==> flow/design.v <==
module IIR(clk, rst, Start, load, DIn, RAddr, data_done, WEN, Yn, WAddr, Finish);
	parameter n = 16;
	parameter m = 20;
	input clk, rst;
	input Start;
	input data_done;
	input [n-1:0]DIn;
	output WEN, load;
	output Finish;
	output [n-1:0]Yn;
	output [m-1:0]RAddr;
	output [m-1:0]WAddr;
	wire control_state;
	control_FSM control(
		.clk(clk), .rst(rst),
		.start(Start), .data_done(data_done), .load(load), .RAddr(RAddr), .state(control_state)
	);
	datapath dp(
		.clk(clk), .rst(rst),
		.command(control_state), .RAddr(RAddr), .DIn(DIn), .WEN(WEN), .Yn(Yn), .WAddr(WAddr), .finish(Finish)
	);
endmodule
module control_FSM(clk, rst, start, data_done, load, RAddr, state);
	parameter m = 20;
	parameter idle = 1'b0;
	parameter read = 1'b1;
	input clk, rst, start, data_done;
	output load, state;
	output [m-1:0]RAddr;
	reg load, state;
	reg [m-1:0]RAddr;
	reg next_load, next_state;
	reg [m-1:0]next_RAddr;
	always@(*) begin
		next_state = idle;
		next_load = 1'b0;
		next_RAddr = 0;
		case(state)
			idle: begin
				next_state = idle;
				next_RAddr = 0;
				next_load = 1'b0;
				if(start) begin
					next_state = read;
					next_RAddr = 0;
					next_load = 1'b1;
				end
			end
			read: begin
				next_state = read;
				next_RAddr = RAddr + 1;
				next_load = 1'b1;
				if(data_done) begin
					next_state = idle;
					next_RAddr = 0;
					next_load = 1'b0;
				end
			end
		endcase
	end
	always@(posedge clk or posedge rst) begin  
		if(rst)begin
			state <= 1'b0;
			load <= 1'b0;
			RAddr <= {m{1'b0}};
		end else begin
			state <= next_state;
			load <= next_load;
			RAddr <= next_RAddr;
		end
	end
endmodule
module datapath(clk, rst, command, RAddr, DIn, WEN, Yn, WAddr, finish);
	parameter idle = 1'b0;
	parameter write = 1'b1;
	parameter n = 16;
	parameter m = 20;
	input clk, rst, command;
	input [m-1:0]RAddr;
	input [n-1:0]DIn;
	output WEN, finish;
	output [n-1:0]Yn;
	output [m-1:0]WAddr;
	reg WEN, finish, state;
	reg [m-1:0]WAddr;
	reg next_WEN, next_finish, next_state;
	reg [m-1:0]next_WAddr;
	reg [n-1:0]x0, x1, x2, x3, x4, x5;
	reg [n-1:0]y0, y1, y2, y3, y4;
	wire [n-1:0]next_x0, next_x1, next_x2, next_x3, next_x4, next_x5;
	wire [n-1:0]next_y0, next_y1, next_y2, next_y3, next_y4;
	wire [n+6:0]a0, a1, a2, a3, a4, a5, b0, a_all;
	wire [n+8:0]b1, b2, b3, b4, b_all;
	wire [n-1:0]DIn_fix = ~command ? {n{1'b0}} : DIn;
	wire [n-1:0]x0_abs, x1_abs, x2_abs, x3_abs, x4_abs, x5_abs;
	wire [n-1:0]y0_abs, y1_abs, y2_abs, y3_abs, y4_abs;
	assign x0_abs = x0[n-1] ? (~x0 + 1) : x0;
	assign x1_abs = x1[n-1] ? (~x1 + 1) : x1;
	assign x2_abs = x2[n-1] ? (~x2 + 1) : x2;
	assign x3_abs = x3[n-1] ? (~x3 + 1) : x3;
	assign x4_abs = x4[n-1] ? (~x4 + 1) : x4;
	assign x5_abs = x5[n-1] ? (~x5 + 1) : x5;
	assign y0_abs = y0[n-1] ? (~y0 + 1) : y0;
	assign y1_abs = y1[n-1] ? (~y1 + 1) : y1;
	assign y2_abs = y2[n-1] ? (~y2 + 1) : y2;
	assign y3_abs = y3[n-1] ? (~y3 + 1) : y3;
	assign y4_abs = y4[n-1] ? (~y4 + 1) : y4;
	assign a_all = (x0[n-1] ? (~a0 + 1) : a0) +
				   (x1[n-1] ? (~a1 + 1) : a1) +
				   (x2[n-1] ? (~a2 + 1) : a2) +
				   (x3[n-1] ? (~a3 + 1) : a3) +
				   (x4[n-1] ? (~a4 + 1) : a4) +
				   (x5[n-1] ? (~a5 + 1) : a5) +
				   (y0[n-1] ? (~b0 + 1) : b0);
	assign b_all = (y1[n-1] ? b1 : (~b1 + 1)) +
				   (y2[n-1] ? (~b2 + 1) : b2) +
				   (y3[n-1] ? b3 : (~b3 + 1)) +
				   (y4[n-1] ? (~b4 + 1) : b4);
	assign Yn = a_all[n+6:7] + {b_all[n+8], b_all[n+5:7]};
	assign a0 = {x0_abs[n-1],
				( {x0_abs[n-2:0], 7'd0} >> 6 )+
				( {x0_abs[n-2:0], 7'd0} >> 9 )+
				( {x0_abs[n-2:0], 7'd0} >> 10)+
				( {x0_abs[n-2:0], 7'd0} >> 11)+
				( {x0_abs[n-2:0], 7'd0} >> 12)+
				( {x0_abs[n-2:0], 7'd0} >> 13) };
	assign a1 = {x1_abs[n-1],
				( {x1_abs[n-2:0], 7'd0} >> 6 )+
				( {x1_abs[n-2:0], 7'd0} >> 8 )+
				( {x1_abs[n-2:0], 7'd0} >> 10)+
				( {x1_abs[n-2:0], 7'd0} >> 11)+
				( {x1_abs[n-2:0], 7'd0} >> 14) };
	assign a2 = {x2_abs[n-1],
				( {x2_abs[n-2:0], 7'd0} >> 5 )+
				( {x2_abs[n-2:0], 7'd0} >> 8 )+
				( {x2_abs[n-2:0], 7'd0} >> 9 )+
				( {x2_abs[n-2:0], 7'd0} >> 11)+
				( {x2_abs[n-2:0], 7'd0} >> 14) };
	assign a3 = {x3_abs[n-1],
				( {x3_abs[n-2:0], 7'd0} >> 5 )+
				( {x3_abs[n-2:0], 7'd0} >> 8 )+
				( {x3_abs[n-2:0], 7'd0} >> 9 )+
				( {x3_abs[n-2:0], 7'd0} >> 11)+
				( {x3_abs[n-2:0], 7'd0} >> 14) };
	assign a4 = {x4_abs[n-1],
				( {x4_abs[n-2:0], 7'd0} >> 6 )+
				( {x4_abs[n-2:0], 7'd0} >> 8 )+
				( {x4_abs[n-2:0], 7'd0} >> 10)+
				( {x4_abs[n-2:0], 7'd0} >> 11)+
				( {x4_abs[n-2:0], 7'd0} >> 14) };
	assign a5 = {x5_abs[n-1],
				( {x5_abs[n-2:0], 7'd0} >> 6 )+
				( {x5_abs[n-2:0], 7'd0} >> 9 )+
				( {x5_abs[n-2:0], 7'd0} >> 10)+
				( {x5_abs[n-2:0], 7'd0} >> 11)+
				( {x5_abs[n-2:0], 7'd0} >> 12)+
				( {x5_abs[n-2:0], 7'd0} >> 13) };
	assign b0 = {y0_abs[n-1],
				( {y0_abs[n-2:0], 7'd0} >> 2 )+
				( {y0_abs[n-2:0], 7'd0} >> 3 )+
				( {y0_abs[n-2:0], 7'd0} >> 8 )+
				( {y0_abs[n-2:0], 7'd0} >> 11)+
				( {y0_abs[n-2:0], 7'd0} >> 13)+
				( {y0_abs[n-2:0], 7'd0} >> 14) };
	assign b1 = {y1_abs[n-1],
				( {2'd0, y1_abs[n-2:0], 7'd0}      )+
				( {2'd0, y1_abs[n-2:0], 7'd0} >> 1 )+
				( {2'd0, y1_abs[n-2:0], 7'd0} >> 3 )+
				( {2'd0, y1_abs[n-2:0], 7'd0} >> 6 )+
				( {2'd0, y1_abs[n-2:0], 7'd0} >> 7 )+
				( {2'd0, y1_abs[n-2:0], 7'd0} >> 8 )+
				( {2'd0, y1_abs[n-2:0], 7'd0} >> 10)+
				( {2'd0, y1_abs[n-2:0], 7'd0} >> 11)+
				( {2'd0, y1_abs[n-2:0], 7'd0} >> 12)+
				( {2'd0, y1_abs[n-2:0], 7'd0} >> 13) };
	assign b2 = {y2_abs[n-1],
				( {2'd0, y2_abs[n-2:0], 7'd0} << 1 )+
				( {2'd0, y2_abs[n-2:0], 7'd0}      )+
				( {2'd0, y2_abs[n-2:0], 7'd0} >> 2 )+
				( {2'd0, y2_abs[n-2:0], 7'd0} >> 4 )+
				( {2'd0, y2_abs[n-2:0], 7'd0} >> 5 )+
				( {2'd0, y2_abs[n-2:0], 7'd0} >> 6 )+
				( {2'd0, y2_abs[n-2:0], 7'd0} >> 7 )+
				( {2'd0, y2_abs[n-2:0], 7'd0} >> 8 ) };
	assign b3 = {y3_abs[n-1],
				( {2'd0, y3_abs[n-2:0], 7'd0} << 2 )+
				( {2'd0, y3_abs[n-2:0], 7'd0} >> 7 )+
				( {2'd0, y3_abs[n-2:0], 7'd0} >> 9 )+
				( {2'd0, y3_abs[n-2:0], 7'd0} >> 10)+
				( {2'd0, y3_abs[n-2:0], 7'd0} >> 12) };
	assign b4 = {y4_abs[n-1],
				( {2'd0, y4_abs[n-2:0], 7'd0} << 1 )+
				( {2'd0, y4_abs[n-2:0], 7'd0} >> 1 )+
				( {2'd0, y4_abs[n-2:0], 7'd0} >> 2 )+
				( {2'd0, y4_abs[n-2:0], 7'd0} >> 7 )+
				( {2'd0, y4_abs[n-2:0], 7'd0} >> 13)+
				( {2'd0, y4_abs[n-2:0], 7'd0} >> 14) };
	assign next_x0 = x1;
	assign next_x1 = x2;
	assign next_x2 = x3;
	assign next_x3 = x4;
	assign next_x4 = x5;
	assign next_x5 = DIn_fix;
	assign next_y0 = y1;
	assign next_y1 = y2;
	assign next_y2 = y3;
	assign next_y3 = y4;
	assign next_y4 = Yn;
	always@(*) begin
		next_state = idle;
		next_WEN = 1'b0;
		next_finish = 1'b0;
		next_WAddr = {m{1'b0}};
		case(state)
			idle: begin
				next_state = idle;
				next_WEN = 1'b0;
				next_finish = 1'b0;
				next_WAddr = {m{1'b0}};
				if(command) begin
					next_state = write;
					next_WEN = 1'b1;
					next_finish = 1'b0;
					next_WAddr = {m{1'b0}};
				end
			end
			write: begin
				next_state = write;
				next_WEN = 1'b1;
				next_finish = 1'b0;
				next_WAddr = RAddr;
				if(~command) begin
					next_state = idle;
					next_WEN = 1'b0;
					next_finish = 1'b1;
					next_WAddr = {m{1'b0}};
				end
			end
		endcase
	end
	always@(posedge clk or posedge rst) begin  
		if(rst)begin
			state <= 1'b0;
			WEN <= 1'b0;
			finish <= 1'b0;
			WAddr <= {m{1'b0}};
			x0 <= {n{1'b0}};
			x1 <= {n{1'b0}};
			x2 <= {n{1'b0}};
			x3 <= {n{1'b0}};
			x4 <= {n{1'b0}};
			x5 <= {n{1'b0}};
			y0 <= {n{1'b0}};
			y1 <= {n{1'b0}};
			y2 <= {n{1'b0}};
			y3 <= {n{1'b0}};
			y4 <= {n{1'b0}};
		end else begin
			state <= next_state;
			WEN <= next_WEN;
			finish <= next_finish;
			WAddr <= next_WAddr;
			x0 <= next_x0;
			x1 <= next_x1;
			x2 <= next_x2;
			x3 <= next_x3;
			x4 <= next_x4;
			x5 <= next_x5;
			y0 <= next_y0;
			y1 <= next_y1;
			y2 <= next_y2;
			y3 <= next_y3;
			y4 <= next_y4;
		end
	end
endmodule
Subject: tool reports on IIR

Hi,

## Reports on IIR

Tool output for the design above before and after an edit, in the order of the flow.
"before" refers to lines of the RTL above, "after" to lines of the edited file.
"change" is "after" less "before", of the values as shown; "relative change" is that difference over "before", in percent.
Operators: Yosys type, input widths -> output width; for muxes data width and select width s.
Not given: --

- Design top: IIR
- Clock: clk
- Library: sky130hd
- Timing corner: tt_025C_1v80

## Diff

Unified diff, file above to edited file.
A script made this edit. It was not meant as an optimisation and need not keep what the design does.

```diff
@@ -1,4 +1,4 @@
 module IIR(clk, rst, Start, load, DIn, RAddr, data_done, WEN, Yn, WAddr, Finish);
-	parameter n = 16;
+	parameter n = 8;
 	parameter m = 20;
 	input clk, rst;
```

## Word level

Counts by Yosys on the flattened word-level netlist (proc, flatten, opt, wreduce; memories kept). Register bits leave out memories and registers merged into their read ports (data or address); mux counts leave out enables and synchronous resets folded into registers. Print and check cells are left out. Cells with the same type and inputs are merged into one.

Bit counts:

| what | before | after | change | relative change (%) |
|---|---|---|---|---|
| bits of input ports | 20 | 12 | -8 | -40.00 |
| output and inout bits | 59 | 51 | -8 | -13.56 |
| flip-flop bits (word level) | 219 | 219 | 0 | 0.00 |

Operators by class:

| what | before | after | change | relative change (%) |
|---|---|---|---|---|
| add/sub/neg operators | 89 | 89 | 0 | 0.00 |
| multiplexer cells | 33 | 33 | 0 | 0.00 |
| bitwise operators | 24 | 24 | 0 | 0.00 |

Operators by type and width:

| operator | before | after | change | relative change (%) |
|---|---|---|---|---|
| $mux 16 | 12 | 11 | -1 | -8.33 |
| $mux 8 | 0 | 1 | +1 | -- |
| $add 16x1->16 const B | 11 | 11 | 0 | 0.00 |
| $not 16->16 | 11 | 11 | 0 | 0.00 |
| $add 22x11->22 | 7 | 7 | 0 | 0.00 |
| $add 23x1->23 const B | 7 | 7 | 0 | 0.00 |
| $mux 23 | 7 | 7 | 0 | 0.00 |
| $not 23->23 | 7 | 7 | 0 | 0.00 |
| $add 23x23->23 | 6 | 6 | 0 | 0.00 |
| $add 22x8->22 | 5 | 5 | 0 | 0.00 |
| $add 22x12->22 | 4 | 4 | 0 | 0.00 |
| $add 24x15->24 | 4 | 4 | 0 | 0.00 |
| $add 25x1->25 const B | 4 | 4 | 0 | 0.00 |
| $mux 1 | 4 | 4 | 0 | 0.00 |
| $mux 25 | 4 | 4 | 0 | 0.00 |
| $not 25->25 | 4 | 4 | 0 | 0.00 |
| $add 22x9->22 | 3 | 3 | 0 | 0.00 |
| $add 25x25->25 | 3 | 3 | 0 | 0.00 |
| $add 16x13->17 | 2 | 2 | 0 | 0.00 |
| $add 16x14->17 | 2 | 2 | 0 | 0.00 |
| $add 17x14->18 | 2 | 2 | 0 | 0.00 |
| $add 22x10->22 | 2 | 2 | 0 | 0.00 |
| $add 22x13->22 | 2 | 2 | 0 | 0.00 |
| $add 24x10->24 | 2 | 2 | 0 | 0.00 |
| $add 24x12->24 | 2 | 2 | 0 | 0.00 |
| $add 24x14->24 | 2 | 2 | 0 | 0.00 |
| $add 24x16->24 | 2 | 2 | 0 | 0.00 |
| $add 24x20->24 | 2 | 2 | 0 | 0.00 |

The list need not be complete.

## Depth

Longest topological path by Yosys (ltp), each cell counted once; first at word level (registers and memories cut), then after technology mapping (sequential cells cut; the memories' decode and read muxes count).

Depth:

| what | before | after | change | relative change (%) |
|---|---|---|---|---|
| depth after elaboration | 19 | 19 | 0 | 0.00 |
| ABC_AREA | 0 | 0 | -- | -- |
| mapped depth | 54 | 49 | -5 | -9.26 |
| mapped depth without buffers | 54 | 48 | -6 | -11.11 |

## Netlist

The flow's flattened synthesis, as Yosys stat reports it; memories are mapped. The netlist is that of the ABC_AREA named above (0 if unset); the other value can give another one.

Synthesis totals:

| what | before | after | change | relative change (%) |
|---|---|---|---|---|
| mapped cells | 4856 | 3262 | -1594 | -32.83 |
| flip-flops | 219 | 171 | -48 | -21.92 |
| mapped area (sq um) | 44098.5 | 30170.2 | -13928.3 | -31.58 |
| area of sequential cells (sq um) | 5480.3 | 4279.1 | -1201.2 | -21.92 |
| buffer cells | 71 | 46 | -25 | -35.21 |

Cells by type:

| type | before | after | change | relative change (%) |
|---|---|---|---|---|
| sky130_fd_sc_hd__xnor2_1 | 459 | 288 | -171 | -37.25 |
| sky130_fd_sc_hd__fa_1 | 523 | 363 | -160 | -30.59 |
| sky130_fd_sc_hd__ha_1 | 545 | 412 | -133 | -24.40 |
| sky130_fd_sc_hd__nand2_1 | 274 | 141 | -133 | -48.54 |
| sky130_fd_sc_hd__inv_1 | 668 | 549 | -119 | -17.81 |
| sky130_fd_sc_hd__nor2_1 | 272 | 171 | -101 | -37.13 |
| sky130_fd_sc_hd__o21ai_0 | 236 | 138 | -98 | -41.53 |
| sky130_fd_sc_hd__xor2_1 | 193 | 132 | -61 | -31.61 |
| sky130_fd_sc_hd__or3_1 | 78 | 26 | -52 | -66.67 |
| sky130_fd_sc_hd__dfrtp_1 | 219 | 171 | -48 | -21.92 |
| sky130_fd_sc_hd__nand2b_1 | 75 | 32 | -43 | -57.33 |
| sky130_fd_sc_hd__nor3_1 | 96 | 57 | -39 | -40.62 |
| sky130_fd_sc_hd__o31ai_1 | 63 | 25 | -38 | -60.32 |
| sky130_fd_sc_hd__o21a_1 | 75 | 38 | -37 | -49.33 |
| sky130_fd_sc_hd__a211oi_1 | 39 | 8 | -31 | -79.49 |
| sky130_fd_sc_hd__a21oi_1 | 209 | 185 | -24 | -11.48 |
| sky130_fd_sc_hd__nand3_1 | 58 | 35 | -23 | -39.66 |
| sky130_fd_sc_hd__clkbuf_1 | 59 | 37 | -22 | -37.29 |

The list need not be complete.
The figures by module come from a second, unflattened synthesis with its own total; it is not the netlist above.

Unflattened totals:

| what | before | after | change | relative change (%) |
|---|---|---|---|---|
| cells (unflattened synthesis) | 4564 | 4565 | +1 | +0.02 |
| area total of the unflattened synthesis (sq um) | 42468.2 | 42472.0 | +3.8 | +0.01 |

Each row is one instance without its submodules.

Modules, before:

| module | cells | area (sq um) | times used | sequential area (sq um) |
|---|---|---|---|---|
| datapath | 4459 | 41472.3 | 1 | 4954.8 |
| control_FSM | 105 | 996.0 | 1 | 525.5 |
| IIR | 0 | 0.0 | 1 | 0.0 |

Modules, after:

| module | cells | area (sq um) | times used | sequential area (sq um) |
|---|---|---|---|---|
| datapath | 4459 | 41472.3 | 1 | 4954.8 |
| control_FSM | 105 | 996.0 | 1 | 525.5 |
| IIR | 1 | 3.8 | 1 | 0.0 |

## Path before layout

Path of least setup slack by OpenSTA after synthesis, without wires, with an ideal clock, recovery checks aside; 20% of the period is set as input and as output delay. Where synthesis merged equal registers, the netlist keeps one of their names.

Timing path after synthesis:

| what | before | after | change | relative change (%) |
|---|---|---|---|---|
| path kind | flip-flop to output port | flip-flop to output port | -- | -- |
| from | reg dp.x5[5] | reg dp.y0[15] | -- | -- |
| to | out Yn[15] | out Yn[7] | -- | -- |
| data required time (ns) | 12.800 | 12.800 | 0.000 | 0.00 |
| arrival (ns) | 12.248 | 9.781 | -2.467 | -20.14 |
| path delay (ns) | 12.248 | 9.781 | -2.467 | -20.14 |
| buffers on the path | 2 | 4 | +2 | +100.00 |
| path slack (ns) | 0.552 | 3.019 | +2.467 | -- |
| time at the first pin (ns) | 0.000 | 0.000 | 0.000 | -- |
| stages | 54 | 39 | -15 | -27.78 |
| output delay (ns) | 3.200 | 3.200 | 0.000 | 0.00 |
| clock period (ns) | 16.0 | 16.0 | 0.0 | 0.00 |
| synthesis period reached (ns) | 15.448 | 12.981 | -2.467 | -15.97 |

"path delay" = arrival - input delay + setup time.
At an output port there is no setup time.
"stages": output pins that drive a net of the path, with the launching flip-flop's if there is one; two outputs of one cell count as two.
"synthesis period reached" is the clock period less the worst setup slack; recovery checks do not enter. This is arithmetic on one report: input and output delays are still those of the set period (20% each).
The rows between start and end are the longest chain of elaborated cells between them; the timing report does not say that the signal goes this way. Where chains are equally long, one stands for them.
A line is the first line of the expression or statement that the cell stems from. Yosys adds cells for indexed reads and writes and turns some case tables into memories.

On the way, after synthesis, before:
- Cell sequence: sky130_fd_sc_hd__dfrtp_1 sky130_fd_sc_hd__or4_1 sky130_fd_sc_hd__clkbuf_1 sky130_fd_sc_hd__o41ai_2 sky130_fd_sc_hd__xor2_1 sky130_fd_sc_hd__inv_1 sky130_fd_sc_hd__buf_2 sky130_fd_sc_hd__ha_1 sky130_fd_sc_hd__a21o_1 sky130_fd_sc_hd__nor3_1 sky130_fd_sc_hd__o32a_1 sky130_fd_sc_hd__nor2_1 sky130_fd_sc_hd__xnor2_1 sky130_fd_sc_hd__fa_1 sky130_fd_sc_hd__inv_1 sky130_fd_sc_hd__fa_1 sky130_fd_sc_hd__fa_1 sky130_fd_sc_hd__inv_1 (+18 left out) sky130_fd_sc_hd__a211o_1 sky130_fd_sc_hd__a21o_1 sky130_fd_sc_hd__a21boi_0 sky130_fd_sc_hd__o21a_1 sky130_fd_sc_hd__o21a_1 sky130_fd_sc_hd__o21a_1 sky130_fd_sc_hd__nor2_1 sky130_fd_sc_hd__ha_1 sky130_fd_sc_hd__or3_1 sky130_fd_sc_hd__o211a_1 sky130_fd_sc_hd__o21a_1 sky130_fd_sc_hd__o21ai_0 sky130_fd_sc_hd__nand2b_1 sky130_fd_sc_hd__a21oi_1 sky130_fd_sc_hd__xnor2_1 sky130_fd_sc_hd__xnor3_1 sky130_fd_sc_hd__xnor3_1 sky130_fd_sc_hd__xor2_1
- Cells in the longest elaborated chain: 14

RTL lines, path after synthesis, before:

| what | line | RTL |
|---|---|---|
| start: declaration | 88 | `reg [n-1:0]x0, x1, x2, x3, x4, x5;` |
| start: assignment | 252 | `x5 <= {n{1'b0}};` |
| start: assignment | 268 | `x5 <= next_x5;` |
| $not 16->16 | 102 | `assign x5_abs = x5[n-1] ? (~x5 + 1) : x5;` |
| $add 16x1->16 | 102 |  |
| $mux 16 | 102 |  |
| $add 16x13->17 | 152 | `( {x5_abs[n-2:0], 7'd0} >> 6 )+` |
| $add 22x12->22 | 152 |  |
| $add 22x11->22 | 152 |  |
| $add 22x10->22 | 152 |  |
| $add 22x9->22 | 152 |  |
| $not 23->23 | 113 | `(x5[n-1] ? (~a5 + 1) : a5) +` |
| $add 23x1->23 | 113 |  |
| $mux 23 | 113 |  |
| $add 23x23->23 (2 in a row) | 108 | `assign a_all = (x0[n-1] ? (~a0 + 1) : a0) +` |
| $add 16x16->16 | 119 | `assign Yn = a_all[n+6:7] + {b_all[n+8], b_all[n+5:7]};` |
| end: declaration | 10 | `output [n-1:0]Yn;` |

On the way, after synthesis, after:
- Cell sequence: sky130_fd_sc_hd__dfrtp_1 sky130_fd_sc_hd__clkbuf_1 sky130_fd_sc_hd__buf_1 sky130_fd_sc_hd__clkbuf_1 sky130_fd_sc_hd__o21ai_0 sky130_fd_sc_hd__ha_1 sky130_fd_sc_hd__fa_1 sky130_fd_sc_hd__inv_1 sky130_fd_sc_hd__fa_1 sky130_fd_sc_hd__fa_1 sky130_fd_sc_hd__fa_1 sky130_fd_sc_hd__inv_1 sky130_fd_sc_hd__ha_1 sky130_fd_sc_hd__and3_1 sky130_fd_sc_hd__a221oi_1 sky130_fd_sc_hd__xnor2_1 sky130_fd_sc_hd__or3_1 sky130_fd_sc_hd__o21ai_0 (+3 left out) sky130_fd_sc_hd__inv_1 sky130_fd_sc_hd__fa_1 sky130_fd_sc_hd__inv_1 sky130_fd_sc_hd__fa_1 sky130_fd_sc_hd__inv_1 sky130_fd_sc_hd__ha_1 sky130_fd_sc_hd__o21a_1 sky130_fd_sc_hd__nor2_1 sky130_fd_sc_hd__a21oi_1 sky130_fd_sc_hd__a21o_1 sky130_fd_sc_hd__a21oi_1 sky130_fd_sc_hd__nor2b_1 sky130_fd_sc_hd__o21a_1 sky130_fd_sc_hd__nor2_1 sky130_fd_sc_hd__ha_1 sky130_fd_sc_hd__a21oi_1 sky130_fd_sc_hd__xnor2_1 sky130_fd_sc_hd__buf_4
- Cells in the longest elaborated chain: 11

RTL lines, path after synthesis, after:

| what | line | RTL |
|---|---|---|
| start: declaration | 89 | `reg [n-1:0]y0, y1, y2, y3, y4;` |
| start: assignment | 253 | `y0 <= {n{1'b0}};` |
| start: assignment | 269 | `y0 <= next_y0;` |
| $mux 16 | 103 | `assign y0_abs = y0[n-1] ? (~y0 + 1) : y0;` |
| $add 20x19->21 | 159 | `( {y0_abs[n-2:0], 7'd0} >> 2 )+` |
| $add 22x14->22 | 159 |  |
| $add 22x11->22 | 159 |  |
| $add 22x9->22 | 159 |  |
| $add 22x8->22 | 159 |  |
| $not 23->23 | 114 | `(y0[n-1] ? (~b0 + 1) : b0);` |
| $add 23x1->23 | 114 |  |
| $mux 23 | 114 |  |
| $add 23x23->23 | 108 | `assign a_all = (x0[n-1] ? (~a0 + 1) : a0) +` |
| $add 16x16->16 | 119 | `assign Yn = a_all[n+6:7] + {b_all[n+8], b_all[n+5:7]};` |
| end: declaration | 10 | `output [n-1:0]Yn;` |

Some nets on the timed path still bear RTL names; the line given drives or declares the net.

Nets with RTL names, path after synthesis, after:

| signal | line |
|---|---|
| dp.Yn[7] | 119 |

## Timing after layout

From the final timing report of the runs of set A: the path of least setup slack in the routed layout; clock arrival at registers is part of the times.

Timing path after layout:

| what | before | after | change | relative change (%) |
|---|---|---|---|---|
| path kind | flip-flop to output port | flip-flop to output port | -- | -- |
| from | reg dp.x5[2] | reg dp.y0[5] | -- | -- |
| to | out Yn[15] | out Yn[7] | -- | -- |
| data required time (ns) | 12.64 | 12.64 | 0.00 | 0.00 |
| time at the first pin (ns) | 0.58 | 0.46 | -0.12 | -20.69 |
| path slack (ns) | 0.19 | 1.51 | +1.32 | -- |
| buffers on the path | 6 | 1 | -5 | -83.33 |
| stages | 51 | 36 | -15 | -29.41 |
| output delay (ns) | 3.16 | 3.16 | 0.00 | 0.00 |
| clock period (ns) | 15.8 | 15.8 | 0.0 | 0.00 |
| arrival (ns) | 12.45 | 11.13 | -1.32 | -10.60 |

The rows between start and end are the longest chain of elaborated cells between them; the timing report does not say that the signal goes this way. Where chains are equally long, one stands for them.

On the way, after layout, before:
- Cell sequence: sky130_fd_sc_hd__dfrtp_1 sky130_fd_sc_hd__or4_4 sky130_fd_sc_hd__buf_4 sky130_fd_sc_hd__o41ai_1 sky130_fd_sc_hd__xnor2_2 sky130_fd_sc_hd__a21oi_1 sky130_fd_sc_hd__a22o_4 sky130_fd_sc_hd__xor2_2 sky130_fd_sc_hd__fa_1 sky130_fd_sc_hd__inv_1 sky130_fd_sc_hd__fa_1 sky130_fd_sc_hd__fa_1 sky130_fd_sc_hd__inv_2 sky130_fd_sc_hd__ha_4 sky130_fd_sc_hd__buf_4 sky130_fd_sc_hd__o21ai_1 sky130_fd_sc_hd__nand2b_1 sky130_fd_sc_hd__a21boi_2 (+15 left out) sky130_fd_sc_hd__a21boi_4 sky130_fd_sc_hd__o21a_1 sky130_fd_sc_hd__o21a_1 sky130_fd_sc_hd__o21a_1 sky130_fd_sc_hd__buf_6 sky130_fd_sc_hd__o21a_1 sky130_fd_sc_hd__nor2_1 sky130_fd_sc_hd__xnor2_1 sky130_fd_sc_hd__ha_1 sky130_fd_sc_hd__o21a_1 sky130_fd_sc_hd__o21ai_1 sky130_fd_sc_hd__nand2b_1 sky130_fd_sc_hd__a21oi_2 sky130_fd_sc_hd__xnor2_1 sky130_fd_sc_hd__xnor3_1 sky130_fd_sc_hd__xnor3_2 sky130_fd_sc_hd__xor2_4 sky130_fd_sc_hd__buf_2
- Cells in the longest elaborated chain: 14

RTL lines, path after layout, before:

| what | line | RTL |
|---|---|---|
| start: declaration | 88 | `reg [n-1:0]x0, x1, x2, x3, x4, x5;` |
| start: assignment | 252 | `x5 <= {n{1'b0}};` |
| start: assignment | 268 | `x5 <= next_x5;` |
| $not 16->16 | 102 | `assign x5_abs = x5[n-1] ? (~x5 + 1) : x5;` |
| $add 16x1->16 | 102 |  |
| $mux 16 | 102 |  |
| $add 16x13->17 | 152 | `( {x5_abs[n-2:0], 7'd0} >> 6 )+` |
| $add 22x12->22 | 152 |  |
| $add 22x11->22 | 152 |  |
| $add 22x10->22 | 152 |  |
| $add 22x9->22 | 152 |  |
| $not 23->23 | 113 | `(x5[n-1] ? (~a5 + 1) : a5) +` |
| $add 23x1->23 | 113 |  |
| $mux 23 | 113 |  |
| $add 23x23->23 (2 in a row) | 108 | `assign a_all = (x0[n-1] ? (~a0 + 1) : a0) +` |
| $add 16x16->16 | 119 | `assign Yn = a_all[n+6:7] + {b_all[n+8], b_all[n+5:7]};` |
| end: declaration | 10 | `output [n-1:0]Yn;` |

On the way, after layout, after:
- Cell sequence: sky130_fd_sc_hd__dfrtp_1 sky130_fd_sc_hd__or4_4 sky130_fd_sc_hd__o31ai_1 sky130_fd_sc_hd__xnor2_1 sky130_fd_sc_hd__inv_1 sky130_fd_sc_hd__fa_1 sky130_fd_sc_hd__fa_1 sky130_fd_sc_hd__fa_1 sky130_fd_sc_hd__inv_1 sky130_fd_sc_hd__ha_1 sky130_fd_sc_hd__and3_1 sky130_fd_sc_hd__a221oi_1 sky130_fd_sc_hd__xnor2_1 sky130_fd_sc_hd__or3_1 sky130_fd_sc_hd__o21ai_0 sky130_fd_sc_hd__xor2_1 sky130_fd_sc_hd__fa_1 sky130_fd_sc_hd__fa_1 sky130_fd_sc_hd__inv_1 sky130_fd_sc_hd__fa_1 sky130_fd_sc_hd__inv_1 sky130_fd_sc_hd__fa_1 sky130_fd_sc_hd__inv_1 sky130_fd_sc_hd__ha_1 sky130_fd_sc_hd__o21a_1 sky130_fd_sc_hd__nor2_1 sky130_fd_sc_hd__a21oi_1 sky130_fd_sc_hd__a21o_1 sky130_fd_sc_hd__a21oi_1 sky130_fd_sc_hd__nor2b_1 sky130_fd_sc_hd__o21a_1 sky130_fd_sc_hd__nor2_1 sky130_fd_sc_hd__xnor2_1 sky130_fd_sc_hd__ha_1 sky130_fd_sc_hd__xnor2_1 sky130_fd_sc_hd__clkdlybuf4s50_1
- Cells in the longest elaborated chain: 13

RTL lines, path after layout, after:

| what | line | RTL |
|---|---|---|
| start: declaration | 89 | `reg [n-1:0]y0, y1, y2, y3, y4;` |
| start: assignment | 253 | `y0 <= {n{1'b0}};` |
| start: assignment | 269 | `y0 <= next_y0;` |
| $not 16->16 | 103 | `assign y0_abs = y0[n-1] ? (~y0 + 1) : y0;` |
| $add 16x1->16 | 103 |  |
| $mux 16 | 103 |  |
| $add 20x19->21 | 159 | `( {y0_abs[n-2:0], 7'd0} >> 2 )+` |
| $add 22x14->22 | 159 |  |
| $add 22x11->22 | 159 |  |
| $add 22x9->22 | 159 |  |
| $add 22x8->22 | 159 |  |
| $not 23->23 | 114 | `(y0[n-1] ? (~b0 + 1) : b0);` |
| $add 23x1->23 | 114 |  |
| $mux 23 | 114 |  |
| $add 23x23->23 | 108 | `assign a_all = (x0[n-1] ? (~a0 + 1) : a0) +` |
| $add 16x16->16 | 119 | `assign Yn = a_all[n+6:7] + {b_all[n+8], b_all[n+5:7]};` |
| end: declaration | 10 | `output [n-1:0]Yn;` |

## Measured runs

Both versions went through the flow (Yosys, OpenROAD) with the same settings in each pair. Constraints: input delay and output delay 20% of the set period each, output load 0.01 pF.

Flow settings, set A:
- period_ns: 15.8
- CAP_MARGIN: 20
- CORE_MARGIN: 2
- CORE_UTILIZATION: 40
- SLEW_MARGIN: 20

Final reports, set A:

| what | before | after | change | relative change (%) |
|---|---|---|---|---|
| achieved clock period (ns) | 15.612 | 14.285 | -1.327 | -8.50 |
| total negative slack on setup checks (ns) | 0.000 | 0.000 | 0.000 | -- |
| worst hold slack in the final report (ns) | 0.417 | 0.396 | -0.021 | -- |
| mapped cell area after synthesis (sq um) | 44098.5 | 30170.2 | -13928.3 | -31.58 |
| worst setup slack after layout (ns) | 0.188 | 1.515 | +1.327 | -- |
| standard-cell area of the final layout (sq um) | 50963.9 | 32660.1 | -18303.8 | -35.92 |
| utilization in the final report (%) | 46.7 | 43.8 | -2.9 | -- |
| die footprint (sq um) | 112920.0 | 77637.5 | -35282.5 | -31.25 |

Flow settings, set B:
- CELL_PAD_IN_SITES_DETAIL_PLACEMENT: 1
- CORE_UTILIZATION: 44
- CTS_CLUSTER_DIAMETER: 208
- HOLD_SLACK_MARGIN: 0.05
- MAX_ROUTING_LAYER: met5
- MIN_ROUTING_LAYER: met1
- PLACE_DENSITY_LB_ADDON: 0.01
- SLEW_MARGIN: 15
- period_ns: 26.8
- CAP_MARGIN: 20
- CORE_MARGIN: 2

Final reports, set B:

| what | before | after | change | relative change (%) |
|---|---|---|---|---|
| achieved clock period (ns) | 20.348 | 16.895 | -3.453 | -16.97 |
| total negative slack on setup checks (ns) | 0.000 | 0.000 | 0.000 | -- |
| worst hold slack in the final report (ns) | 0.436 | 0.425 | -0.011 | -- |
| mapped cell area after synthesis (sq um) | 44098.5 | 30170.2 | -13928.3 | -31.58 |
| worst setup slack after layout (ns) | 6.452 | 9.905 | +3.453 | -- |
| standard-cell area of the final layout (sq um) | 47436.7 | 32571.2 | -14865.5 | -31.34 |
| utilization in the final report (%) | 47.6 | 47.7 | +0.1 | -- |
| die footprint (sq um) | 102772.0 | 70678.9 | -32093.1 | -31.23 |

By "achieved clock period" is meant the clock period of the run minus its worst setup slack. This is arithmetic on one report: input and output delays are still those of the set period (20% each).

Regards
